==> flow/design.v <==
module ComplexALU(
    input wire [31:0] operand1,
    input wire [31:0] operand2,
    input wire [3:0] opcode,
    output reg [31:0] result
);
always @(*) begin
    case(opcode)
        4'b0000: begin 
            result[31:16] = operand1[31:16] + operand2[31:16];
            result[15:0] = operand1[15:0] + operand2[15:0];
        end
        4'b0001: begin 
            result[31:16] = operand1[31:16] - operand2[31:16];
            result[15:0] = operand1[15:0] - operand2[15:0];
        end
        4'b0010: begin  
            result[31:16] = (operand1[31:16] * operand2[31:16]) - (operand1[15:0] * operand2[15:0]);
            result[15:0] = (operand1[31:16] * operand2[15:0]) + (operand1[15:0] *operand2[31:16]);
        end
        default:  
            result = 32'h0;
    endcase
end
endmodule
module RegisterFile(
    input wire clk,
    input wire rst,
    input wire [4:0] read_addr1,
    input wire [4:0] read_addr2,
    input wire [4:0] write_addr,
    input wire write_enable,
    input wire [31:0] write_data,
    output reg [31:0] read_data1,
    output reg [31:0] read_data2
);
reg [31:0] registers [15:0];
integer i;
always @(*) begin
	read_data1 = registers[read_addr1[3:0]];
    read_data2 = registers[read_addr2[3:0]];
end
always @(posedge clk) begin
    if (rst) begin
        for (i = 0; i < 16; i = i + 1)
            registers[i] <= 32'h0;
        registers[0] <= 32'h00010002;  
        registers[1] <= 32'h00030004;  
    end
	else if (write_enable) begin
        registers[write_addr[3:0]] <= write_data;
    end
end
endmodule
module Processor(
    input wire clk,
    input wire rst,
    input wire [15:0] instruction,
    output reg [4:0] pc,
    output wire [31:0] result,
    output wire [31:0] data_1,
    output wire [31:0] data_2
);
RegisterFile reg_file_inst(
    .clk(clk),
    .rst(rst),
    .read_addr1({1'b0, instruction[11:8]}),
    .read_addr2({1'b0, instruction[7:4]}),
    .write_addr({1'b0, instruction[3:0]}),
    .write_enable(1'b1),
    .write_data(result),
    .read_data1(data_1),
    .read_data2(data_2)
);
ComplexALU alu(
    .operand1(data_1),
    .operand2(data_2),
    .opcode(instruction[15:12]),
    .result(result)
);
always @(posedge clk) begin
    if (rst)
        pc <= 5'd0;
    else
        pc <= pc + 1;
end
endmodule
* Tool chain data of Processor
Tool output for the design above, in the order of the flow. Lines are those of the file above, counted from 1. A cell with - has no value.
Inputs: design top Processor, clock port clk, standard-cell library sky130hd, corner tt_025C_1v80

* Elaborated design
Counts by Yosys on the flattened word-level netlist (proc, flatten, opt, wreduce; memories kept). Register bits leave out memories and registers merged into their read ports (data or address); mux counts leave out enables and synchronous resets folded into registers. Print and check cells are left out. Cells with the same type and inputs are merged into one. Yosys's memory passes give these memory sizes; they may raise the number of words (mostly to a power of two), join words into wider ones and drop unused or constant bits.
Cells by class: multipliers 4, add/sub/neg operators 7, reduce/logical cells 1, eq/ne operators 2, muxes and demuxes 6
Operators with widths (number):
- multiplier 16 x 16 -> 16 bit | 4
- case mux 16 bit (select 3 bit) | 2
- adder 16 bit | 3
- subtractor 16 bit | 3
- two-way mux 32 bit | 1
- adder 5 x 1 -> 5 bit with constant B | 1
- == test 4 x 1 -> 1 bit with constant B | 1
- == test 4 x 2 -> 1 bit with constant B | 1
- logical NOT 4 bit | 1
- two-way mux 4 bit | 1
- two-way mux 1 bit | 2
Bit counts: cells after elaboration 22, register bits 5, memories kept 1, output and inout port bits 101, bits of input ports 18, bits in writable memories 512
Memory list:
- reg_file_inst.registers | depth 16, width 32, line 37 | reg [31:0] registers [15:0];

* Depth
Longest topological path by Yosys (ltp), each cell counted once; first at word level (registers and memories cut), then after technology mapping (sequential cells cut; the memories' decode and read muxes count).
Logic depth: depth in word-level cells 4, ABC_AREA 0, mapped depth 37, mapped depth without buffers 31

* Netlist
The flow's flattened synthesis, as Yosys stat reports it; memories are mapped. The netlist is that of the ABC_AREA named above (0 if unset); the other value can give another one.
Cell types:
- sky130_fd_sc_hd__edfxtp_1 | number 512, total area 1.54E+04 um^2
- sky130_fd_sc_hd__fa_1 | number 374, total area 7.49E+03 um^2
- sky130_fd_sc_hd__mux4_2 | number 254, total area 5.72E+03 um^2
- sky130_fd_sc_hd__nor2_1 | number 915, total area 3.43E+03 um^2
- sky130_fd_sc_hd__ha_1 | number 219, total area 2.74E+03 um^2
- sky130_fd_sc_hd__inv_1 | number 548, total area 2.06E+03 um^2
- sky130_fd_sc_hd__xnor2_1 | number 151, total area 1.32E+03 um^2
- sky130_fd_sc_hd__nand2_1 | number 233, total area 874.589 um^2
- sky130_fd_sc_hd__clkbuf_1 | number 163, total area 611.837 um^2
- sky130_fd_sc_hd__a21oi_1 | number 62, total area 310.298 um^2
- sky130_fd_sc_hd__a221oi_2 | number 20, total area 300.288 um^2
- sky130_fd_sc_hd__a22o_1 | number 34, total area 297.786 um^2
- sky130_fd_sc_hd__xor2_1 | number 34, total area 297.786 um^2
- sky130_fd_sc_hd__mux2i_1 | number 27, total area 270.259 um^2
- sky130_fd_sc_hd__a22oi_1 | number 34, total area 255.245 um^2
- sky130_fd_sc_hd__a221oi_4 | number 9, total area 236.477 um^2
- sky130_fd_sc_hd__buf_6 | number 18, total area 202.694 um^2
- sky130_fd_sc_hd__mux2_2 | number 18, total area 202.694 um^2
Not listed: further types 54, cells in them 305.
Synthesis totals: standard cells after synthesis 3930, sequential part of the area 15474.8 um^2, buffers 256, cell area after synthesis 44209.9 um^2, mapped flip-flops 517
By module: a second synthesis without flattening, with its own total; a netlist apart from the flattened one above.
Second synthesis, totals: cells (unflattened synthesis) 3856, area (unflattened synthesis) 45287.2 um^2
Rows give one instance, submodules left out.
Modules:
- RegisterFile | seq. area 15374.7 um^2, cells 1688, instances 1, area 26564.2 um^2
- ComplexALU | seq. area 0.0 um^2, cells 2148, instances 1, area 18520.3 um^2
- Processor | seq. area 100.1 um^2, cells 20, instances 1, area 202.7 um^2

* Path before layout
OpenSTA on the mapped netlist: ideal clock, no wires. The path of least setup slack (recovery checks aside). Input and output delay are each 20% of the period. Register names are those of the netlist, which keeps one name where synthesis merged equal registers.
Timing post-synthesis: path type input port to output port, from input port instruction[4], to output port result[14], external input delay 5.000 ns, stages on the path 35, arrival time 13.294 ns, external output delay 5.000 ns, buffers on the path 7, path delay 8.294 ns, time at the first pin 5.000 ns, clock period 25.0 ns, required time 20.000 ns, path slack 6.706 ns, period reached after synthesis 18.294 ns
"path delay" is the arrival time less input delay plus setup time. A path that ends at an output port has no setup time. "stages on the path": output pins that drive a net of the path, with the launching flip-flop's if there is one; two outputs of one cell count as two. "period reached after synthesis" is the clock period less the worst setup slack; recovery checks do not enter. This is arithmetic on one report: input and output delays are still those of the set period (20% each). The rows between start and end are the longest chain of elaborated cells between them; the timing report does not say that the signal goes this way. Where chains are equally long, one stands for them. A line is the first line of the expression or statement that the cell stems from. Yosys adds cells for indexed reads and writes and turns some case tables into memories. The chain passes a memory read, where the word-level depth is cut; so it can be longer than that depth.
Between the ends, post-synthesis: cells stage by stage sky130_fd_sc_hd__buf_6 sky130_fd_sc_hd__buf_8 sky130_fd_sc_hd__buf_8 sky130_fd_sc_hd__buf_6 sky130_fd_sc_hd__mux4_2 sky130_fd_sc_hd__mux2i_1 sky130_fd_sc_hd__mux2_2 sky130_fd_sc_hd__clkbuf_1 sky130_fd_sc_hd__clkbuf_1 sky130_fd_sc_hd__nor2_1 sky130_fd_sc_hd__fa_1 sky130_fd_sc_hd__inv_1 sky130_fd_sc_hd__fa_1 sky130_fd_sc_hd__inv_1 sky130_fd_sc_hd__fa_1 sky130_fd_sc_hd__ha_1 sky130_fd_sc_hd__inv_1 sky130_fd_sc_hd__fa_1 sky130_fd_sc_hd__inv_1 sky130_fd_sc_hd__fa_1 sky130_fd_sc_hd__inv_1 sky130_fd_sc_hd__fa_1 sky130_fd_sc_hd__fa_1 sky130_fd_sc_hd__inv_1 sky130_fd_sc_hd__ha_1 sky130_fd_sc_hd__a21oi_1 sky130_fd_sc_hd__o21bai_1 sky130_fd_sc_hd__a21oi_1 sky130_fd_sc_hd__o21bai_1 sky130_fd_sc_hd__a21oi_1 sky130_fd_sc_hd__o21ai_0 sky130_fd_sc_hd__xor2_1 sky130_fd_sc_hd__a221oi_1 sky130_fd_sc_hd__clkbuf_1 sky130_fd_sc_hd__inv_1, length of the longest elaborated chain 4, elaborated cells on any way between the ends 7, RTL lines with such cells 5, those cells by class add/sub (3); mul (2); mux (1); memory (1)
Ends and longest elaborated chain, post-synthesis:
- from (decl) | line 58 | input wire [15:0] instruction,
- memory (16 x 32 bit) | line 37 | reg [31:0] registers [15:0];
- multiplier 16 x 16 -> 16 bit | line 19 | result[15:0] = (operand1[31:16] * operand2[15:0]) + (operand1[15:0] *operand2[31:16]);
- adder 16 bit | line 19
- case mux 16 bit (select 3 bit) | line 8 | case(opcode)
- to (decl) | line 60 | output wire [31:0] result,

* Timing after layout
Path of least setup slack in the final report of run 1 (OpenROAD, finished layout, wires in). Where an end is a register, its clock arrival counts in the times.
Timing after layout: path type input port to output port, from input port instruction[4], to output port result[15], path slack -0.87 ns, buffers on the path 5, arrival time 10.47 ns, clock period 12.0 ns, time at the first pin 2.40 ns, external input delay 2.40 ns, required time 9.60 ns, external output delay 2.40 ns, stages on the path 31
The rows between start and end are the longest chain of elaborated cells between them; the timing report does not say that the signal goes this way. Where chains are equally long, one stands for them. The chain passes a memory read, where the word-level depth is cut; so it can be longer than that depth.
Between the ends, after layout: cells stage by stage sky130_fd_sc_hd__clkbuf_16 sky130_fd_sc_hd__buf_12 sky130_fd_sc_hd__buf_4 sky130_fd_sc_hd__mux4_2 sky130_fd_sc_hd__a22o_1 sky130_fd_sc_hd__a221oi_4 sky130_fd_sc_hd__buf_12 sky130_fd_sc_hd__clkinvlp_4 sky130_fd_sc_hd__nand2_1 sky130_fd_sc_hd__fa_2 sky130_fd_sc_hd__fa_1 sky130_fd_sc_hd__inv_1 sky130_fd_sc_hd__fa_1 sky130_fd_sc_hd__fa_1 sky130_fd_sc_hd__fa_2 sky130_fd_sc_hd__inv_1 sky130_fd_sc_hd__fa_1 sky130_fd_sc_hd__fa_1 sky130_fd_sc_hd__fa_2 sky130_fd_sc_hd__xnor2_2 sky130_fd_sc_hd__xnor2_2 sky130_fd_sc_hd__xnor2_4 sky130_fd_sc_hd__xnor2_2 sky130_fd_sc_hd__xnor2_2 sky130_fd_sc_hd__xnor2_1 sky130_fd_sc_hd__xnor2_1 sky130_fd_sc_hd__xnor3_1 sky130_fd_sc_hd__xor2_2 sky130_fd_sc_hd__a22oi_4 sky130_fd_sc_hd__inv_1 sky130_fd_sc_hd__buf_2, length of the longest elaborated chain 4, elaborated cells on any way between the ends 7, RTL lines with such cells 5, those cells by class add/sub (3); mul (2); mux (1); memory (1)
Ends and longest elaborated chain, after layout:
- from (decl) | line 58 | input wire [15:0] instruction,
- memory (16 x 32 bit) | line 37 | reg [31:0] registers [15:0];
- multiplier 16 x 16 -> 16 bit | line 19 | result[15:0] = (operand1[31:16] * operand2[15:0]) + (operand1[15:0] *operand2[31:16]);
- adder 16 bit | line 19
- case mux 16 bit (select 3 bit) | line 8 | case(opcode)
- to (decl) | line 60 | output wire [31:0] result,

## Implementation results

Flow measurements of Processor on sky130hd: 4 stored runs with different settings, listed in no order. Input and output delays are each 20% of the period that was set; the output load is 0.01 pF.
"achieved clock period": clock period set for the run, less the worst setup slack. It is reckoned from that one timing run; input and output delays stay at 20% of the period that was set.
By "worst setup path time" is meant the share of the clock period that the worst setup path is allowed (20% is reserved at inputs, 20% at outputs), minus its slack. Clock arrival times at its registers enter into it.
[run 1] settings: period_ns=12.0, CAP_MARGIN=20, CORE_MARGIN=2, CORE_UTILIZATION=40, SLEW_MARGIN=20
[run 1] result: chip area after synthesis (Yosys) 44209.9 um^2, die area 113199.0 um^2, standard-cell area of the final layout 55809.8 um^2, utilization 51.1 %, worst setup slack after layout -0.870 ns, total negative slack -5.897 ns, worst hold slack 0.469 ns, achieved clock period 12.870 ns, worst setup path time 8.07 ns, worst setup path kind input port to output port
[run 2] settings: CORE_UTILIZATION=29, period_ns=20.7, CAP_MARGIN=20, CORE_MARGIN=2, SLEW_MARGIN=20
[run 2] result: chip area after synthesis (Yosys) 44209.9 um^2, die area 155587.0 um^2, standard-cell area of the final layout 49697.7 um^2, utilization 32.8 %, worst setup slack after layout 1.738 ns, total negative slack 0.000 ns, worst hold slack 0.467 ns, achieved clock period 18.962 ns, worst setup path time 10.68 ns, worst setup path kind input port to output port
[run 3] settings: ABC_AREA=1, CAP_MARGIN=15, CELL_PAD_IN_SITES_GLOBAL_PLACEMENT=1, CORE_MARGIN=10, CORE_UTILIZATION=71, CTS_CLUSTER_DIAMETER=372, CTS_CLUSTER_SIZE=68, MAX_ROUTING_LAYER=met4, SETUP_SLACK_MARGIN=5.0, SLEW_MARGIN=15, period_ns=25.0
[run 3] result: did not finish, placement stopped with GPL-0301
[run 4] settings: SETUP_SLACK_MARGIN=-1.21, period_ns=20.7, CAP_MARGIN=20, CORE_MARGIN=2, CORE_UTILIZATION=40, SLEW_MARGIN=20
[run 4] result: chip area after synthesis (Yosys) 44209.9 um^2, die area 113199.0 um^2, standard-cell area of the final layout 48879.4 um^2, utilization 44.7 %, worst setup slack after layout 1.695 ns, total negative slack 0.000 ns, worst hold slack 0.472 ns, achieved clock period 19.005 ns, worst setup path time 10.73 ns, worst setup path kind input port to output port
